==> flow/design.v <==
module alu(clk,src0,src1,shamt,func,dst,dst_EX_DM,ov,zr,neg);
localparam ADD	= 3'b000;
localparam SUB 	= 3'b001;
localparam AND	= 3'b010;
localparam NOR	= 3'b011; 
localparam SLL	= 3'b100;
localparam SRL	= 3'b101;
localparam SRA	= 3'b110;
localparam LHB  = 3'b111;
localparam ADDi 	= 4'b0000;
localparam ADDZi 	= 4'b0001;
localparam SUBi 	= 4'b0010;
localparam ANDi		= 4'b0011;
localparam NORi		= 4'b0100;
localparam SLLi		= 4'b0101;
localparam SRLi		= 4'b0110;
localparam SRAi		= 4'b0111;
localparam LWi		= 4'b1000;
localparam SWi		= 4'b1001;
localparam LHBi		= 4'b1010;
localparam LLBi		= 4'b1011;
localparam BRi		= 4'b1100;
localparam JALi		= 4'b1101;
localparam JRi		= 4'b1110;
localparam HLTi		= 4'b1111;
localparam RF2SRC0 	= 2'b00;
localparam IMM_BR2SRC0 = 2'b01;			 
localparam IMM_JMP2SRC0 = 2'b10;		 
localparam IMM2SRC0 = 2'b11;			 
localparam RF2SRC1	= 2'b00;
localparam IMM2SRC1 = 2'b01;			 
localparam NPC2SRC1 = 2'b10;			 
input clk;
input [15:0] src0,src1;
input [2:0] func;			 
input [3:0] shamt;			 
output [15:0] dst;			 
output reg [15:0] dst_EX_DM;
output ov,zr,neg;
wire [15:0] sum;		 
wire [15:0] sum_sat;	 
wire [15:0] src0_2s_cmp;
wire cin;
wire sat_neg,sat_pos;
wire shft_in;
wire [15:0] shft_l1,shft_l2,shft_l4,shft_l;		 
wire [15:0] shft_r1,shft_r2,shft_r4,shft_r;		 
assign src0_2s_cmp = (func==SUB) ? ~src0 : src0;	 
assign cin = (func==SUB) ? 1 : 0;					 
assign sum = src1 + src0_2s_cmp + cin;
assign sat_neg = (src1[15] && src0_2s_cmp[15] && ~sum[15]) ? 1 : 0;
assign sat_pos = (~src1[15] && !src0_2s_cmp[15] && sum[15]) ? 1 : 0;
assign sum_sat = (sat_pos) ? 16'h7fff :
                 (sat_neg) ? 16'h8000 :
				 sum;
assign ov = sat_pos | sat_neg;
assign shft_l1 = (shamt[0]) ? {src1[14:0],1'b0} : src1;
assign shft_l2 = (shamt[1]) ? {shft_l1[13:0],2'b00} : shft_l1;
assign shft_l4 = (shamt[2]) ? {shft_l2[11:0],4'h0} : shft_l2;
assign shft_l = (shamt[3]) ? {shft_l4[7:0],8'h00} : shft_l4;
assign shft_in = (func==SRA) ? src1[15] : 0;
assign shft_r1 = (shamt[0]) ? {shft_in,src1[15:1]} : src1;
assign shft_r2 = (shamt[1]) ? {{2{shft_in}},shft_r1[15:2]} : shft_r1;
assign shft_r4 = (shamt[2]) ? {{4{shft_in}},shft_r2[15:4]} : shft_r2;
assign shft_r = (shamt[3]) ? {{8{shft_in}},shft_r4[15:8]} : shft_r4;
assign dst = (func==AND) ? src1 & src0 :
			 (func==NOR) ? ~(src1 | src0) :
			 (func==SLL) ? shft_l :
			 ((func==SRL) || (func==SRA)) ? shft_r :
			 (func==LHB) ? {src1[7:0],src0[7:0]} : sum_sat;	 
assign zr = ~|dst;
assign neg = dst[15];
always @(posedge clk)
  dst_EX_DM <= dst;
endmodule
module br_bool(clk,rst_n,clk_z_ID_EX,clk_nv_ID_EX,br_instr_ID_EX,
               jmp_imm_ID_EX,jmp_reg_ID_EX,cc_ID_EX,zr,ov,neg,
			   zr_EX_DM,flow_change_ID_EX);
input clk,rst_n;
input clk_z_ID_EX;			 
input clk_nv_ID_EX;			 
input br_instr_ID_EX;		 
input jmp_imm_ID_EX;		 
input jmp_reg_ID_EX;		 
input [2:0] cc_ID_EX;		 
input zr,ov,neg;			 
output reg flow_change_ID_EX;		 
output reg zr_EX_DM;				 
reg neg_EX_DM,ov_EX_DM;
always @(posedge clk, negedge rst_n)
  if (!rst_n)
    zr_EX_DM  <= 0;
  else if (clk_z_ID_EX) 
    zr_EX_DM  <= zr;
always @(posedge clk, negedge rst_n)
  if (!rst_n)
    begin
      ov_EX_DM  <= 0;
	  neg_EX_DM <= 0;
	end
  else if (clk_nv_ID_EX)
    begin
      ov_EX_DM  <= ov;
	  neg_EX_DM <= neg;
	end
always @* begin
  flow_change_ID_EX = jmp_imm_ID_EX | jmp_reg_ID_EX;	 
  if (br_instr_ID_EX)
    case (cc_ID_EX)
	  3'b000 : flow_change_ID_EX = ~zr_EX_DM;
	  3'b001 : flow_change_ID_EX = zr_EX_DM;
	  3'b010 : flow_change_ID_EX = ~zr_EX_DM & ~neg_EX_DM;
	  3'b011 : flow_change_ID_EX = neg_EX_DM;
	  3'b100 : flow_change_ID_EX = zr_EX_DM | (~zr_EX_DM & ~neg_EX_DM);
	  3'b101 : flow_change_ID_EX = neg_EX_DM | zr_EX_DM;
	  3'b110 : flow_change_ID_EX = ov_EX_DM;
	  3'b111 : flow_change_ID_EX = 1;
	endcase
end
endmodule
module dst_mux(clk,dm_re_EX_DM,dm_rd_data_EX_DM,pc_EX_DM,dst_EX_DM,rf_w_data_DM_WB,jmp_imm_EX_DM);
input clk;
input dm_re_EX_DM;
input jmp_imm_EX_DM;
input [15:0] dm_rd_data_EX_DM;		 
input [15:0] pc_EX_DM;				 
input [15:0] dst_EX_DM;				 
output reg[15:0] rf_w_data_DM_WB;		 
always @(posedge clk)
  if (dm_re_EX_DM)
    rf_w_data_DM_WB <= dm_rd_data_EX_DM;
  else if (jmp_imm_EX_DM)
    rf_w_data_DM_WB <= pc_EX_DM;
  else
    rf_w_data_DM_WB <= dst_EX_DM;
endmodule
module src_mux(clk,stall_ID_EX,stall_EX_DM,src0sel_ID_EX,src1sel_ID_EX,p0,p1,
               imm_ID_EX,pc_ID_EX,p0_EX_DM,src0,src1,dst_EX_DM,dst_DM_WB,
			   byp0_EX,byp0_DM,byp1_EX,byp1_DM);
input clk;
input stall_ID_EX,stall_EX_DM;					 
input [1:0] src0sel_ID_EX,src1sel_ID_EX;		 
input [15:0] p0;					 
input [15:0] p1;					 
input [15:0] pc_ID_EX;				 
input [11:0] imm_ID_EX;				 
input [15:0] dst_EX_DM;				 
input [15:0] dst_DM_WB;				 
input byp0_EX,byp1_EX;				 
input byp0_DM,byp1_DM;				 
output reg [15:0] p0_EX_DM;			 
output [15:0] src0,src1;			 
reg [15:0] p0_ID_EX,p1_ID_EX;		 
wire[15:0] RF_p0,RF_p1;				 
localparam ADD	= 3'b000;
localparam SUB 	= 3'b001;
localparam AND	= 3'b010;
localparam NOR	= 3'b011; 
localparam SLL	= 3'b100;
localparam SRL	= 3'b101;
localparam SRA	= 3'b110;
localparam LHB  = 3'b111;
localparam ADDi 	= 4'b0000;
localparam ADDZi 	= 4'b0001;
localparam SUBi 	= 4'b0010;
localparam ANDi		= 4'b0011;
localparam NORi		= 4'b0100;
localparam SLLi		= 4'b0101;
localparam SRLi		= 4'b0110;
localparam SRAi		= 4'b0111;
localparam LWi		= 4'b1000;
localparam SWi		= 4'b1001;
localparam LHBi		= 4'b1010;
localparam LLBi		= 4'b1011;
localparam BRi		= 4'b1100;
localparam JALi		= 4'b1101;
localparam JRi		= 4'b1110;
localparam HLTi		= 4'b1111;
localparam RF2SRC0 	= 2'b00;
localparam IMM_BR2SRC0 = 2'b01;			 
localparam IMM_JMP2SRC0 = 2'b10;		 
localparam IMM2SRC0 = 2'b11;			 
localparam RF2SRC1	= 2'b00;
localparam IMM2SRC1 = 2'b01;			 
localparam NPC2SRC1 = 2'b10;			 
always @(posedge clk)
  if (!stall_ID_EX)
    begin
	  p0_ID_EX <= p0;
	  p1_ID_EX <= p1;
	end
assign RF_p0 = (byp0_EX) ? dst_EX_DM :		 
               (byp0_DM) ? dst_DM_WB :
			   p0_ID_EX;
assign RF_p1 = (byp1_EX) ? dst_EX_DM :		 
               (byp1_DM) ? dst_DM_WB :
			   p1_ID_EX;	
always @(posedge clk)
  if (!stall_EX_DM)
	p0_EX_DM <= RF_p0;
assign src0 = (src0sel_ID_EX == RF2SRC0) ? RF_p0 : 
              (src0sel_ID_EX == IMM_BR2SRC0) ? {{7{imm_ID_EX[8]}},imm_ID_EX[8:0]} :		 
			  (src0sel_ID_EX == IMM_JMP2SRC0) ? {{4{imm_ID_EX[11]}},imm_ID_EX[11:0]} :	 
              {{12{imm_ID_EX[3]}},imm_ID_EX[3:0]};		 
assign src1 = (src1sel_ID_EX == RF2SRC1) ? RF_p1 : 
              (src1sel_ID_EX == NPC2SRC1) ? pc_ID_EX :	 
			  {{8{imm_ID_EX[7]}},imm_ID_EX[7:0]};			 
endmodule
module pc(clk,rst_n,stall_IM_ID,dst_ID_EX,
          pc,pc_ID_EX,flow_change_ID_EX,pc_EX_DM);
input clk,rst_n;
input flow_change_ID_EX;			 
input stall_IM_ID;					 
input [15:0] dst_ID_EX;				 
output [15:0] pc;					 
output reg [15:0] pc_ID_EX;			 
output reg [15:0] pc_EX_DM;			 
reg [15:0] pc,pc_IM_ID;
wire [15:0] nxt_pc;
assign nxt_pc = pc + 1;
always @(posedge clk, negedge rst_n)
  if (!rst_n)
    pc <= 16'h0000;
  else if (!stall_IM_ID)	 
    if (flow_change_ID_EX)
      pc <= dst_ID_EX;
    else
	  pc <= nxt_pc;
always @(posedge clk)
  if (!stall_IM_ID)
    pc_IM_ID <= nxt_pc;		 
always @(posedge clk)
  pc_ID_EX <= pc_IM_ID;	 
always @(posedge clk)
  pc_EX_DM <= pc_ID_EX;	 
endmodule
module id(clk,rst_n,instr,zr_EX_DM,br_instr_ID_EX,jmp_imm_ID_EX,jmp_reg_ID_EX,
          jmp_imm_EX_DM,rf_re0,rf_re1,
          rf_we_DM_WB,rf_p0_addr,rf_p1_addr,rf_dst_addr_DM_WB,alu_func_ID_EX,src0sel_ID_EX,
		  src1sel_ID_EX,dm_re_EX_DM,dm_we_EX_DM,clk_z_ID_EX,clk_nv_ID_EX,instr_ID_EX,
		  cc_ID_EX, stall_IM_ID,stall_ID_EX,stall_EX_DM,hlt_DM_WB,byp0_EX,byp0_DM,
		  byp1_EX,byp1_DM,flow_change_ID_EX);
input clk,rst_n;
input [15:0] instr;					 
input zr_EX_DM;						 
input flow_change_ID_EX;
output reg jmp_imm_ID_EX;
output reg jmp_reg_ID_EX;
output reg br_instr_ID_EX;			 
output reg jmp_imm_EX_DM;			 
output reg rf_re0;					 
output reg rf_re1;					 
output reg rf_we_DM_WB;				 
output reg [3:0] rf_p0_addr;		 
output reg [3:0] rf_p1_addr;		 
output reg [3:0] rf_dst_addr_DM_WB;	 
output reg [2:0] alu_func_ID_EX;	 
output reg [1:0] src0sel_ID_EX;		 
output reg [1:0] src1sel_ID_EX;		 
output reg dm_re_EX_DM;				 
output reg dm_we_EX_DM;				 
output reg clk_z_ID_EX;				 
output reg clk_nv_ID_EX;			 
output [11:0] instr_ID_EX;			 
output [2:0] cc_ID_EX;				 
output stall_IM_ID;					 
output stall_ID_EX;					 
output stall_EX_DM;					 
output reg hlt_DM_WB;				 
output reg byp0_EX,byp0_DM;			 
output reg byp1_EX,byp1_DM;			 
reg br_instr;
reg jmp_imm;
reg jmp_reg;
reg rf_we;
reg hlt;
reg [3:0] rf_dst_addr;
reg [2:0] alu_func;
reg [1:0] src0sel,src1sel;
reg dm_re;
reg dm_we;
reg clk_z;
reg clk_nv;
reg cond_ex;
reg [15:0] instr_IM_ID;			 
reg	rf_we_ID_EX,rf_we_EX_DM;
reg [3:0] rf_dst_addr_ID_EX,rf_dst_addr_EX_DM;
reg	dm_re_ID_EX;
reg	dm_we_ID_EX;
reg hlt_ID_EX,hlt_EX_DM;
reg [11:0] instr_ID_EX;		 
reg flow_change_EX_DM;		 
reg cond_ex_ID_EX;			 
wire load_use_hazard,flush;
localparam ADD	= 3'b000;
localparam SUB 	= 3'b001;
localparam AND	= 3'b010;
localparam NOR	= 3'b011; 
localparam SLL	= 3'b100;
localparam SRL	= 3'b101;
localparam SRA	= 3'b110;
localparam LHB  = 3'b111;
localparam ADDi 	= 4'b0000;
localparam ADDZi 	= 4'b0001;
localparam SUBi 	= 4'b0010;
localparam ANDi		= 4'b0011;
localparam NORi		= 4'b0100;
localparam SLLi		= 4'b0101;
localparam SRLi		= 4'b0110;
localparam SRAi		= 4'b0111;
localparam LWi		= 4'b1000;
localparam SWi		= 4'b1001;
localparam LHBi		= 4'b1010;
localparam LLBi		= 4'b1011;
localparam BRi		= 4'b1100;
localparam JALi		= 4'b1101;
localparam JRi		= 4'b1110;
localparam HLTi		= 4'b1111;
localparam RF2SRC0 	= 2'b00;
localparam IMM_BR2SRC0 = 2'b01;			 
localparam IMM_JMP2SRC0 = 2'b10;		 
localparam IMM2SRC0 = 2'b11;			 
localparam RF2SRC1	= 2'b00;
localparam IMM2SRC1 = 2'b01;			 
localparam NPC2SRC1 = 2'b10;			 
always @(posedge clk, negedge rst_n)
  if (!rst_n)
    instr_IM_ID <= 16'hb000;			 
  else if (!stall_IM_ID)
    instr_IM_ID <= instr;				 
always @(posedge clk)
  if (!stall_ID_EX)
    begin
	  br_instr_ID_EX 	<= br_instr & !load_use_hazard & !flush;
	  jmp_imm_ID_EX   	<= jmp_imm & !load_use_hazard & !flush;
	  jmp_reg_ID_EX   	<= jmp_reg & !load_use_hazard & !flush;
	  rf_we_ID_EX     	<= rf_we & !load_use_hazard & !flush;
	  rf_dst_addr_ID_EX	<= rf_dst_addr;
	  alu_func_ID_EX    <= alu_func;
	  src0sel_ID_EX		<= src0sel;
	  src1sel_ID_EX		<= src1sel;
	  dm_re_ID_EX       <= dm_re & !load_use_hazard & !flush;
	  dm_we_ID_EX       <= dm_we & !load_use_hazard & !flush;
	  clk_z_ID_EX		<= clk_z & !load_use_hazard & !flush;
	  clk_nv_ID_EX		<= clk_nv & !load_use_hazard & !flush;
	  instr_ID_EX		<= instr_IM_ID[11:0];
	  cond_ex_ID_EX 	<= cond_ex;
	end
always @(posedge clk)
  if (!stall_EX_DM)
    begin
	  rf_we_EX_DM		<= rf_we_ID_EX & (!(cond_ex_ID_EX & !zr_EX_DM));	 
	  rf_dst_addr_EX_DM <= rf_dst_addr_ID_EX;
      dm_re_EX_DM		<= dm_re_ID_EX;
	  dm_we_EX_DM		<= dm_we_ID_EX;
	  jmp_imm_EX_DM 	<= jmp_imm_ID_EX;
	end
always @(posedge clk) begin
  rf_we_DM_WB 		<= rf_we_EX_DM;
  rf_dst_addr_DM_WB <= rf_dst_addr_EX_DM;
end
always @(posedge clk, negedge rst_n)
  if (!rst_n) 
    begin
	  byp0_EX <= 1'b0;
	  byp0_DM <= 1'b0;
	  byp1_EX <= 1'b0;
	  byp1_DM <= 1'b0;
	end
  else
    begin
	  byp0_EX <= (rf_dst_addr_ID_EX==rf_p0_addr) ? (rf_we_ID_EX & !(cond_ex_ID_EX & !zr_EX_DM) & |rf_p0_addr) : 1'b0;
	  byp0_DM <= (rf_dst_addr_EX_DM==rf_p0_addr) ? (rf_we_EX_DM & |rf_p0_addr) : 1'b0;
	  byp1_EX <= (rf_dst_addr_ID_EX==rf_p1_addr) ? (rf_we_ID_EX & !(cond_ex_ID_EX & !zr_EX_DM) & |rf_p1_addr) : 1'b0;
	  byp1_DM <= (rf_dst_addr_EX_DM==rf_p1_addr) ? (rf_we_EX_DM & |rf_p1_addr) : 1'b0;
	end
always @(posedge clk, negedge rst_n)
  if (!rst_n)
    begin
	  hlt_ID_EX <= 1'b0;
	  hlt_EX_DM <= 1'b0;
	  hlt_DM_WB <= 1'b0;
    end
  else
    begin
	  hlt_ID_EX <= hlt & !flush | hlt_ID_EX;	 
	  hlt_EX_DM <= hlt_ID_EX;
	  hlt_DM_WB <= hlt_EX_DM;
	end
always @(posedge clk, negedge rst_n)
  if (!rst_n)
    flow_change_EX_DM <= 1'b0;
  else if(!stall_EX_DM)
    flow_change_EX_DM <= flow_change_ID_EX;
assign flush = flow_change_ID_EX | flow_change_EX_DM | hlt_ID_EX | hlt_EX_DM;
assign load_use_hazard = (((rf_dst_addr_ID_EX==rf_p0_addr) && rf_re0) || 
                          ((rf_dst_addr_ID_EX==rf_p1_addr) && rf_re1)) ? dm_re_ID_EX : 1'b0;
assign stall_IM_ID = hlt_ID_EX | load_use_hazard;
assign stall_ID_EX = 1'b0;  
assign stall_EX_DM = 1'b0;  
assign cc_ID_EX = instr_ID_EX[11:9];
always @* begin
  br_instr = 0;
  jmp_imm = 0;
  jmp_reg = 0;
  rf_re0 = 0;
  rf_re1 = 0;
  rf_we = 0;
  rf_p0_addr = instr_IM_ID[3:0];
  rf_p1_addr = instr_IM_ID[7:4];
  rf_dst_addr = instr_IM_ID[11:8];
  alu_func = ADD;
  src0sel = RF2SRC0;
  src1sel = RF2SRC1;
  dm_re = 0;
  dm_we = 0;
  clk_z = 0;
  clk_nv = 0;
  hlt = 0;
  cond_ex = 0;
  case (instr_IM_ID[15:12])
    ADDi : begin
	  rf_re0 = 1;
	  rf_re1 = 1;
	  rf_we = 1;
      clk_z = 1;
      clk_nv = 1;
	end
	ADDZi : begin
	  rf_re0 = 1;
	  rf_re1 = 1;
	  rf_we = 1;	 
      clk_z = 1;
      clk_nv = 1;
	  cond_ex = 1;	 
	end
	SUBi : begin
	  rf_re0 = 1;
	  rf_re1 = 1;
	  rf_we = 1;
      alu_func = SUB;	
      clk_z = 1;
      clk_nv = 1;	  
	end
	ANDi : begin
	  rf_re0 = 1;
	  rf_re1 = 1;
	  rf_we = 1;
      alu_func = AND;
	  clk_z = 1;
	end
	NORi : begin
	  rf_re0 = 1;
	  rf_re1 = 1;
	  rf_we = 1;
      alu_func = NOR;
	  clk_z = 1;
	end	
	SLLi : begin
	  rf_re1 = 1;
	  rf_we = 1;
      alu_func = SLL;
	  clk_z = 1;
	end	
	SRLi : begin
	  rf_re1 = 1;
	  rf_we = 1;
      alu_func = SRL;
	  clk_z = 1;
	end	
	SRAi : begin
	  rf_re1 = 1;
	  rf_we = 1;
      alu_func = SRA;
	  clk_z = 1;
	end
	LWi : begin
	  src0sel = IMM2SRC0;		 
	  rf_re1 = 1;
	  rf_we = 1;
	  dm_re = 1;
	end
	SWi : begin
	  src0sel = IMM2SRC0;					 
	  rf_re1 = 1;							 
	  rf_re0 = 1;							 
	  rf_p0_addr = instr_IM_ID[11:8];		 
	  dm_we = 1;
	end
	LHBi : begin
	  rf_re0 = 1;
	  rf_p0_addr = instr_IM_ID[11:8];		 
	  src1sel = IMM2SRC1;					 
	  rf_we = 1;
	  alu_func = LHB;
	end
	LLBi : begin
	  rf_re0 = 1;					 
	  rf_p0_addr = 4'h0;			 
	  src1sel = IMM2SRC1;			 
	  rf_we = 1;
	end
    BRi : begin
	  src0sel = IMM_BR2SRC0;		 
	  src1sel = NPC2SRC1;			 
	  br_instr = 1;
	end
	JALi : begin
	  src0sel = IMM_JMP2SRC0;		 
	  src1sel = NPC2SRC1;			 
	  rf_we = 1;
	  rf_dst_addr = 4'hF;			 
	  jmp_imm = 1;
	end
	JRi : begin
	  rf_re0 = 1;					 
	  rf_p0_addr = 4'h0;
	  rf_re1 = 1;					 
	  jmp_reg = 1;
	end
	HLTi : begin
	  hlt = 1;
	end
  endcase
end
endmodule
module rf(clk,p0_addr,p1_addr,p0,p1,re0,re1,dst_addr,dst,we);
input clk;
input [3:0] p0_addr, p1_addr;			 
input re0,re1;							 
input [3:0] dst_addr;					 
input [15:0] dst;						 
input we;								 
output [15:0] p0,p1;  					 
reg [15:0] mem[0:15];					 
always @(posedge clk)
  if (we)
    mem[dst_addr] <= dst;
assign p0 = (p0_addr == 4'h0) ? 16'b0 : ((we && (p0_addr == dst_addr)) ? dst : mem[p0_addr]);
assign p1 = (p1_addr == 4'h0) ? 16'b0 : ((we && (p1_addr == dst_addr)) ? dst : mem[p1_addr]);
endmodule
module cpu(clk,rst_n, iaddr, instr, wdata, we, addr, re, rdata, hlt);
input clk,rst_n;
input [15:0] instr;				 
input [15:0] rdata; 			 
output we, re; 
output [15:0] iaddr;			 
output [15:0] addr; 
output [15:0] wdata; 
output hlt;						 
wire [11:0] instr_ID_EX;		 
wire [15:0] src0,src1;			 
wire [15:0] dst_EX_DM;			 
wire [15:0] dst_ID_EX;			 
wire [15:0] pc_ID_EX;			 
wire [15:0] pc_EX_DM;			 
wire [15:0] rf_w_data_DM_WB;	 
wire [15:0] p0,p1;				 
wire [3:0] rf_p0_addr;			 
wire [3:0] rf_p1_addr;			 
wire [3:0] rf_dst_addr_DM_WB;	 
wire [2:0] alu_func_ID_EX;		 
wire [1:0] src0sel_ID_EX;		 
wire [1:0] src1sel_ID_EX;		 
wire [2:0] cc_ID_EX;			 
wire [15:0] p0_EX_DM;			 
wire stall_IM_ID,stall_ID_EX,stall_EX_DM;
wire flow_change_ID_EX,zr_EX_DM,br_instr_ID_EX,jmp_imm_ID_EX,jmp_reg_ID_EX,jmp_imm_EX_DM;
wire rf_re0,rf_re1,rf_we_DM_WB,dm_re_EX_DM,dm_we_EX_DM,clk_z_ID_EX,clk_nv_ID_EX;
wire hlt_DM_WB,byp0_EX,byp0_DM,byp1_EX,byp1_DM;
wire ov,zr,neg;
pc iPC(.clk(clk), .rst_n(rst_n), .stall_IM_ID(stall_IM_ID), .pc(iaddr), .dst_ID_EX(dst_ID_EX),
       .pc_ID_EX(pc_ID_EX), .pc_EX_DM(pc_EX_DM), .flow_change_ID_EX(flow_change_ID_EX));
id	iID(.clk(clk), .rst_n(rst_n), .instr(instr), .zr_EX_DM(zr_EX_DM), .br_instr_ID_EX(br_instr_ID_EX),
        .jmp_imm_ID_EX(jmp_imm_ID_EX), .jmp_reg_ID_EX(jmp_reg_ID_EX), .jmp_imm_EX_DM(jmp_imm_EX_DM), .rf_re0(rf_re0),
		.rf_re1(rf_re1), .rf_we_DM_WB(rf_we_DM_WB), .rf_p0_addr(rf_p0_addr), .rf_p1_addr(rf_p1_addr),
		.rf_dst_addr_DM_WB(rf_dst_addr_DM_WB), .alu_func_ID_EX(alu_func_ID_EX),
		.src0sel_ID_EX(src0sel_ID_EX), .src1sel_ID_EX(src1sel_ID_EX), .dm_re_EX_DM(dm_re_EX_DM),
		.dm_we_EX_DM(dm_we_EX_DM), .clk_z_ID_EX(clk_z_ID_EX), .clk_nv_ID_EX(clk_nv_ID_EX),
		.instr_ID_EX(instr_ID_EX), .cc_ID_EX(cc_ID_EX), .stall_IM_ID(stall_IM_ID),
		.stall_ID_EX(stall_ID_EX), .stall_EX_DM(stall_EX_DM), .hlt_DM_WB(hlt_DM_WB),
		.byp0_EX(byp0_EX), .byp0_DM(byp0_DM), .byp1_EX(byp1_EX), .byp1_DM(byp1_DM),
		.flow_change_ID_EX(flow_change_ID_EX));
rf iRF(.clk(clk), .p0_addr(rf_p0_addr), .p1_addr(rf_p1_addr), .p0(p0), .p1(p1),
       .re0(rf_re0), .re1(rf_re1), .dst_addr(rf_dst_addr_DM_WB), .dst(rf_w_data_DM_WB),
 	   .we(rf_we_DM_WB));
src_mux ISRCMUX(.clk(clk), .stall_ID_EX(stall_ID_EX), .stall_EX_DM(stall_EX_DM),
                .src0sel_ID_EX(src0sel_ID_EX), .src1sel_ID_EX(src1sel_ID_EX), .p0(p0), .p1(p1),
                .imm_ID_EX(instr_ID_EX), .pc_ID_EX(pc_ID_EX), .p0_EX_DM(p0_EX_DM),
				.src0(src0), .src1(src1), .dst_EX_DM(dst_EX_DM), .dst_DM_WB(rf_w_data_DM_WB),
			    .byp0_EX(byp0_EX), .byp0_DM(byp0_DM), .byp1_EX(byp1_EX), .byp1_DM(byp1_DM));
alu iALU(.clk(clk), .src0(src0), .src1(src1), .shamt(instr_ID_EX[3:0]), .func(alu_func_ID_EX),
         .dst(dst_ID_EX), .dst_EX_DM(dst_EX_DM), .ov(ov), .zr(zr), .neg(neg));
dst_mux iDSTMUX(.clk(clk), .dm_re_EX_DM(dm_re_EX_DM), .dm_rd_data_EX_DM(rdata),
                .dst_EX_DM(dst_EX_DM), .pc_EX_DM(pc_EX_DM), .rf_w_data_DM_WB(rf_w_data_DM_WB),
				.jmp_imm_EX_DM(jmp_imm_EX_DM));
br_bool iBRL(.clk(clk), .rst_n(rst_n), .clk_z_ID_EX(clk_z_ID_EX), .clk_nv_ID_EX(clk_nv_ID_EX),
             .br_instr_ID_EX(br_instr_ID_EX), .jmp_imm_ID_EX(jmp_imm_ID_EX),
			 .jmp_reg_ID_EX(jmp_reg_ID_EX), .cc_ID_EX(cc_ID_EX), .zr(zr), .ov(ov),
			 .zr_EX_DM(zr_EX_DM), .neg(neg), .flow_change_ID_EX(flow_change_ID_EX));	
assign wdata = p0_EX_DM; 
assign addr = dst_EX_DM; 
assign re = dm_re_EX_DM;
assign we = dm_we_EX_DM; 
assign hlt = hlt_DM_WB;
endmodule
; ---- Reports on cpu
; Each step is given for the RTL above and for the edited RTL.
; "before" refers to lines of the RTL above, "after" to lines of the edited file.
; "diff": "after" minus "before" as printed here.
; Library cell names are shortened.
; A cell with n/a has no value.
[design]
top = cpu
clk_port = clk
cell_library = sky130hd
lib_corner = tt_025C_1v80

; ---- Edit of the RTL
; Unified diff, file above to edited file.
; The edited RTL no longer does the same as the RTL above: the edit was made by script, with no optimisation intended.
; begin of diff
@@ -540,13 +540,17 @@
 assign p1 = (p1_addr == 4'h0) ? 16'b0 : ((we && (p1_addr == dst_addr)) ? dst : mem[p1_addr]);
 endmodule
-module cpu(clk,rst_n, iaddr, instr, wdata, we, addr, re, rdata, hlt);
+module cpu(clk,rst_n, iaddr, instr, wdata, we, addr, re_pad, rdata, hlt);
 input clk,rst_n;
 input [15:0] instr;				 
 input [15:0] rdata; 			 
-output we, re; 
+output we, re_pad; 
 output [15:0] iaddr;			 
 output [15:0] addr; 
 output [15:0] wdata; 
 output hlt;						 
+wire re;
+reg re_reg;
+always @(posedge clk) re_reg <= re;
+assign re_pad = re_reg;
 wire [11:0] instr_ID_EX;		 
 wire [15:0] src0,src1;			 
; end of diff

; ---- Word level
; Counts by Yosys on the flattened word-level netlist (proc, flatten, opt, wreduce; memories kept). Print and check cells are left out. Cells with the same type and inputs are merged into one.
; Memory sizes are those after Yosys's memory passes, which may raise the word count (mostly to a power of two), join words into wider ones and drop unused or constant bits.
[classes]
columns = item, before, after, diff
row1 = compare, 0, 0, 0
row2 = n_eq, 36, 36, 0
row3 = div_mod_pow, 0, 0, 0
row4 = add_sub_neg, 3, 3, 0
row5 = mul, 0, 0, 0
row6 = logic, 41, 41, 0
row7 = shift, 0, 0, 0
row8 = reduce_and_logical, 49, 49, 0
row9 = muxes, 59, 59, 0
; Unchanged operator kinds not shown: 47.
[word_totals]
columns = item, before, after, diff
row1 = register_bits, 184, 185, 1
row2 = latchBits, 0, 0, 0
row3 = mem_count, 1, 1, 0
row4 = ramBits, 256, 256, 0
row5 = wordCells, 229, 230, 1
row6 = romBits, 0, 0, 0
row7 = clocked_rd_ports_x_width, 32, 32, 0
row8 = out_inout_bits, 51, 51, 0
row9 = inputBits, 34, 34, 0
[mem_list]
columns = item, before, after
row1 = mem_shapes, iRF.mem 16 x 16 bit 2R1W, iRF.mem 16 x 16 bit 2R1W

; ---- Depth
; Depth = most cells in a row (Yosys ltp): at word level without a register or memory, in the mapped netlist without a sequential cell, where the memories' decode and read muxes count.
[logic_depth]
columns = item, before, after, diff
row1 = depth_word, 20, 20, 0
row2 = abc_area, 0, 0, n/a
row3 = ltp_mapped, 19, 19, 0

; ---- Netlist
; Source: synth_stat.txt of the flow (Yosys; design flattened, memories mapped). It holds for the ABC_AREA given above (unset counts as 0); a run with the other value may have another netlist.
[types]
columns = cell_type, before, after, diff
row1 = dfxtp_1, 162, 163, 1
; Unchanged cell types not shown: 84.
[mapped]
columns = item, before, after, diff
row1 = flip_flops, 477, 478, 1
row2 = cells, 2339, 2340, 1
row3 = area_um2, 24957.7, 24977.7, 20.0
; The figures by module come from a second, unflattened synthesis with its own total; it is not the netlist above.
[unflattened]
columns = item, before, after, diff
row1 = cells_unflattened, 1933, 1900, -33
row2 = hier_area_um2, 24848.8, 24901.4, 52.6
; Rows give one instance, submodules left out.
[by_module_before]
columns = module, mod_area_um2, cells, mod_seq_area_um2, n_inst
row1 = rf, 12169.2, 623, 7687.4, 1
row2 = alu, 4107.7, 580, 320.3, 1
row3 = src_mux, 2726.4, 222, 1441.4, 1
row4 = id, 2713.9, 238, 1505.2, 1
row5 = pc, 2288.4, 182, 1521.5, 1
row6 = dst_mux, 665.6, 69, 320.3, 1
row7 = br_bool, 177.7, 19, 75.1, 1
row8 = cpu, 0.0, 0, 0.0, 1
[by_module_after]
columns = module, mod_area_um2, cells, mod_seq_area_um2, n_inst
row1 = rf, 12169.2, 623, 7687.4, 1
row2 = alu, 4151.5, 543, 320.3, 1
row3 = src_mux, 2726.4, 222, 1441.4, 1
row4 = id, 2713.9, 238, 1505.2, 1
row5 = pc, 2277.2, 185, 1521.5, 1
row6 = dst_mux, 665.6, 69, 320.3, 1
row7 = br_bool, 177.7, 19, 75.1, 1
row8 = cpu, 20.0, 1, 20.0, 1

; ---- Worst setup path after synthesis
; OpenSTA on the mapped netlist: ideal clock, no wires. The path of least setup slack (recovery checks aside). Input and output delay are each 20% of the period. Register names are those of the netlist, which keeps one name where synthesis merged equal registers.
[synth_timing]
columns = item, before, after, diff
row1 = path_kind, flip-flop to flip-flop, flip-flop to flip-flop, n/a
row2 = start, reg iID.src1sel_ID_EX[0], reg iID.src1sel_ID_EX[0], n/a
row3 = end, reg iBRL.zr_EX_DM, reg iBRL.zr_EX_DM, n/a
row4 = path_delay_ns, 4.812, 4.812, 0.000
row5 = arrival_ns, 4.708, 4.708, 0.000
row6 = launch_ns, 0.000, 0.000, 0.000
row7 = driving_pins, 19, 19, 0
row8 = required_ns, 6.096, 6.096, 0.000
row9 = path_slack_ns, 1.388, 1.388, 0.000
row10 = period_ns, 6.2, 6.2, 0.0
row11 = path_buffers, 5, 5, 0
row12 = synth_period_reached_ns, 4.812, 4.812, 0.000
; "path_delay_ns" = arrival - input delay + setup time.
; "driving_pins" counts driving pins, that of a launching flip-flop among them; a cell with two outputs on the path counts twice.
; "synth_period_reached_ns" = period - worst setup slack (recovery checks aside). The figure is calculated, with input and output delays left at 20% of the set period.
; Between the ends stands the longest chain of elaborated cells between them, by number of cells; it is not shown to be the way that was timed. Of several equally long chains one is given.
; Each line given opens the expression or statement behind the cell; cells for indexed reads and writes are added by Yosys, which also makes memories of some case tables.
[synth_via_before]
cell_sequence = dfxtp_1 > buf_2 > buf_1 > clkbuf_1 > buf_1 > a21o_1 > inv_1 > ha_1 > a21oi_1 > o21ai_0 > a211oi_1 > mux2_2 > or4_1 > clkbuf_1 > a311oi_1 > o22ai_1 > nor4_1 > nand4b_1 > o41ai_2
elab_chain_cells = 17
cells_between = 35
lines_between = 22
classes_between = add/sub: 2; eq/ne: 1; mux: 20; logic: 5; reduce/logical: 7
[synth_rtl_before]
columns = item, line_no
row1 = "start, declared", 259  ; output reg [1:0] src1sel_ID_EX;
row2 = "start, assigned", 341  ; src1sel_ID_EX <= src1sel;
row3 = 2-bit equality test, 206  ; (src1sel_ID_EX == NPC2SRC1) ? pc_ID_EX :
row4 = 16-bit two-way mux, 206
row5 = 16-bit two-way mux, 205  ; assign src1 = (src1sel_ID_EX == RF2SRC1) ? RF_p1 :
row6 = 16-bit adder, 50  ; assign sum = src1 + src0_2s_cmp + cin;
row7 = 16-bit by 1-bit adder with 16-bit output, 50
row8 = 1-bit inverter, 51  ; assign sat_neg = (src1[15] && src0_2s_cmp[15] && ~sum[15]) ? 1 : 0;
row9 = 1-bit logical AND, 51
row10 = [... 3 more ...], n/a
row11 = 16-bit two-way mux, 70  ; (func==LHB) ? {src1[7:0],src0[7:0]} : sum_sat;
row12 = 16-bit two-way mux, 69  ; ((func==SRL) || (func==SRA)) ? shft_r :
row13 = 16-bit two-way mux, 68  ; (func==SLL) ? shft_l :
row14 = 16-bit two-way mux, 67  ; (func==NOR) ? ~(src1 | src0) :
row15 = 16-bit two-way mux, 66  ; assign dst = (func==AND) ? src1 & src0 :
row16 = 16-bit OR reduction, 71  ; assign zr = ~|dst;
row17 = 1-bit logical NOT, 71
row18 = "end, assigned", 92  ; zr_EX_DM  <= 0;
row19 = "end, assigned", 94  ; zr_EX_DM  <= zr;
row20 = "end, declared", 88  ; output reg zr_EX_DM;
[synth_via_after]
cell_sequence = dfxtp_1 > buf_2 > buf_1 > clkbuf_1 > buf_1 > a21o_1 > inv_1 > ha_1 > a21oi_1 > o21ai_0 > a211oi_1 > mux2_2 > or4_1 > clkbuf_1 > a311oi_1 > o22ai_1 > nor4_1 > nand4b_1 > o41ai_2
elab_chain_cells = 17
cells_between = 35
lines_between = 22
classes_between = add/sub: 2; eq/ne: 1; mux: 20; logic: 5; reduce/logical: 7
[synth_rtl_after]
columns = item, line_no
row1 = "start, declared", 259  ; output reg [1:0] src1sel_ID_EX;
row2 = "start, assigned", 341  ; src1sel_ID_EX <= src1sel;
row3 = 2-bit equality test, 206  ; (src1sel_ID_EX == NPC2SRC1) ? pc_ID_EX :
row4 = 16-bit two-way mux, 206
row5 = 16-bit two-way mux, 205  ; assign src1 = (src1sel_ID_EX == RF2SRC1) ? RF_p1 :
row6 = 16-bit adder, 50  ; assign sum = src1 + src0_2s_cmp + cin;
row7 = 16-bit by 1-bit adder with 16-bit output, 50
row8 = 1-bit inverter, 51  ; assign sat_neg = (src1[15] && src0_2s_cmp[15] && ~sum[15]) ? 1 : 0;
row9 = 1-bit logical AND, 51
row10 = [... 3 more ...], n/a
row11 = 16-bit two-way mux, 70  ; (func==LHB) ? {src1[7:0],src0[7:0]} : sum_sat;
row12 = 16-bit two-way mux, 69  ; ((func==SRL) || (func==SRA)) ? shft_r :
row13 = 16-bit two-way mux, 68  ; (func==SLL) ? shft_l :
row14 = 16-bit two-way mux, 67  ; (func==NOR) ? ~(src1 | src0) :
row15 = 16-bit two-way mux, 66  ; assign dst = (func==AND) ? src1 & src0 :
row16 = 16-bit OR reduction, 71  ; assign zr = ~|dst;
row17 = 1-bit logical NOT, 71
row18 = "end, assigned", 92  ; zr_EX_DM  <= 0;
row19 = "end, assigned", 94  ; zr_EX_DM  <= zr;
row20 = "end, declared", 88  ; output reg zr_EX_DM;

; ---- Path in the finished layout
; From the final timing report of the runs of set A: the path of least setup slack in the routed layout; clock arrival at registers is part of the times.
[layout_timing]
columns = item, before, after, diff
row1 = path_kind, flip-flop to flip-flop, flip-flop to flip-flop, n/a
row2 = start, reg iID.byp0_DM, reg iID.byp0_DM, n/a
row3 = end, reg iBRL.zr_EX_DM, reg iBRL.zr_EX_DM, n/a
row4 = path_buffers, 1, 1, 0
row5 = required_ns, 6.69, 6.69, 0.00
row6 = path_slack_ns, 0.44, 0.46, 0.02
row7 = launch_ns, 0.60, 0.61, 0.01
row8 = arrival_ns, 6.25, 6.23, -0.02
row9 = period_ns, 6.2, 6.2, 0.0
row10 = driving_pins, 17, 17, 0
; Between the ends stands the longest chain of elaborated cells between them, by number of cells; it is not shown to be the way that was timed. Of several equally long chains one is given.
[layout_via_before]
cell_sequence = dfrtp_1 > buf_4 > mux2i_1 > o21ai_0 > o21ai_0 > xnor2_1 > ha_1 > nand2_1 > nor3_1 > a211oi_1 > mux2_2 > or4_1 > a311oi_1 > o22ai_1 > nor4_1 > nand4b_1 > o41ai_2
elab_chain_cells = 19
cells_between = 27
lines_between = 15
classes_between = add/sub: 2; mux: 13; logic: 5; reduce/logical: 7
[layout_rtl_before]
columns = item, line_no
row1 = "start, declared", 270  ; output reg byp0_EX,byp0_DM;
row2 = "start, assigned", 366  ; byp0_DM <= 1'b0;
row3 = "start, assigned", 373  ; byp0_DM <= (rf_dst_addr_EX_DM==rf_p0_addr) ? (rf_we_EX_DM & |rf_p0_addr) : 1'b0;
row4 = 16-bit two-way mux, 193  ; (byp0_DM) ? dst_DM_WB :
row5 = 16-bit two-way mux, 192  ; assign RF_p0 = (byp0_EX) ? dst_EX_DM :
row6 = 16-bit two-way mux, 201  ; assign src0 = (src0sel_ID_EX == RF2SRC0) ? RF_p0 :
row7 = 16-bit inverter, 48  ; assign src0_2s_cmp = (func==SUB) ? ~src0 : src0;
row8 = 16-bit two-way mux, 48
row9 = 16-bit adder, 50  ; assign sum = src1 + src0_2s_cmp + cin;
row10 = 16-bit by 1-bit adder with 16-bit output, 50
row11 = [... 5 more ...], n/a
row12 = 16-bit two-way mux, 70  ; (func==LHB) ? {src1[7:0],src0[7:0]} : sum_sat;
row13 = 16-bit two-way mux, 69  ; ((func==SRL) || (func==SRA)) ? shft_r :
row14 = 16-bit two-way mux, 68  ; (func==SLL) ? shft_l :
row15 = 16-bit two-way mux, 67  ; (func==NOR) ? ~(src1 | src0) :
row16 = 16-bit two-way mux, 66  ; assign dst = (func==AND) ? src1 & src0 :
row17 = 16-bit OR reduction, 71  ; assign zr = ~|dst;
row18 = 1-bit logical NOT, 71
row19 = "end, assigned", 92  ; zr_EX_DM  <= 0;
row20 = "end, assigned", 94  ; zr_EX_DM  <= zr;
row21 = "end, declared", 88  ; output reg zr_EX_DM;
[layout_via_after]
cell_sequence = dfrtp_1 > buf_4 > mux2i_1 > o21ai_0 > a21oi_1 > xnor2_1 > ha_1 > nand4_1 > nor3_1 > a211oi_1 > mux2_2 > or4_1 > a311oi_1 > o22ai_1 > nor4_1 > nand4b_1 > o41ai_2
elab_chain_cells = 19
cells_between = 27
lines_between = 15
classes_between = add/sub: 2; mux: 13; logic: 5; reduce/logical: 7
[layout_rtl_after]
columns = item, line_no
row1 = "start, declared", 270  ; output reg byp0_EX,byp0_DM;
row2 = "start, assigned", 366  ; byp0_DM <= 1'b0;
row3 = "start, assigned", 373  ; byp0_DM <= (rf_dst_addr_EX_DM==rf_p0_addr) ? (rf_we_EX_DM & |rf_p0_addr) : 1'b0;
row4 = 16-bit two-way mux, 193  ; (byp0_DM) ? dst_DM_WB :
row5 = 16-bit two-way mux, 192  ; assign RF_p0 = (byp0_EX) ? dst_EX_DM :
row6 = 16-bit two-way mux, 201  ; assign src0 = (src0sel_ID_EX == RF2SRC0) ? RF_p0 :
row7 = 16-bit inverter, 48  ; assign src0_2s_cmp = (func==SUB) ? ~src0 : src0;
row8 = 16-bit two-way mux, 48
row9 = 16-bit adder, 50  ; assign sum = src1 + src0_2s_cmp + cin;
row10 = 16-bit by 1-bit adder with 16-bit output, 50
row11 = [... 5 more ...], n/a
row12 = 16-bit two-way mux, 70  ; (func==LHB) ? {src1[7:0],src0[7:0]} : sum_sat;
row13 = 16-bit two-way mux, 69  ; ((func==SRL) || (func==SRA)) ? shft_r :
row14 = 16-bit two-way mux, 68  ; (func==SLL) ? shft_l :
row15 = 16-bit two-way mux, 67  ; (func==NOR) ? ~(src1 | src0) :
row16 = 16-bit two-way mux, 66  ; assign dst = (func==AND) ? src1 & src0 :
row17 = 16-bit OR reduction, 71  ; assign zr = ~|dst;
row18 = 1-bit logical NOT, 71
row19 = "end, assigned", 92  ; zr_EX_DM  <= 0;
row20 = "end, assigned", 94  ; zr_EX_DM  <= zr;
row21 = "end, declared", 88  ; output reg zr_EX_DM;

; ---- Measured runs
; Both versions went through the flow (Yosys, OpenROAD) with the same settings in each pair. Constraints: input delay and output delay 20% of the set period each, output load 0.01 pF.
[settings_set_A]
CORE_UTILIZATION = 40
period_ns = 6.2
CAP_MARGIN = 20
CORE_MARGIN = 2
SLEW_MARGIN = 20
[measured_set_A]
columns = item, before, after, diff
row1 = setup_ws_ns, 0.441, 0.460, 0.019
row2 = achieved_clock_period_ns, 5.759, 5.740, -0.019
row3 = total_die_area_um2, 64409.4, 64460.1, 50.7
row4 = post_route_util_frac, 0.465, 0.464, -0.001
row5 = ys_area_um2, 24957.7, 24977.7, 20.0
row6 = hold_worst_slack_ns, 0.333, 0.327, -0.006
[settings_set_B]
CELL_PAD_IN_SITES_DETAIL_PLACEMENT = 0
CORE_ASPECT_RATIO = 1.7
CORE_UTILIZATION = 34
GPL_TIMING_DRIVEN = 1
MAX_ROUTING_LAYER = met5
MIN_ROUTING_LAYER = met1
SETUP_SLACK_MARGIN = -0.23
SLEW_MARGIN = 40
period_ns = 3.88
CAP_MARGIN = 20
CORE_MARGIN = 2
[measured_set_B]
columns = item, before, after, diff
row1 = setup_ws_ns, -0.659, -0.572, 0.087
row2 = achieved_clock_period_ns, 4.539, 4.452, -0.087
row3 = total_die_area_um2, 75664.8, 75724.9, 60.1
row4 = post_route_util_frac, 0.453, 0.453, 0.000
row5 = ys_area_um2, 24957.7, 24977.7, 20.0
; "achieved_clock_period_ns": clock period set for the run, less the worst setup slack. It is reckoned from that one timing run; input and output delays stay at 20% of the period that was set.
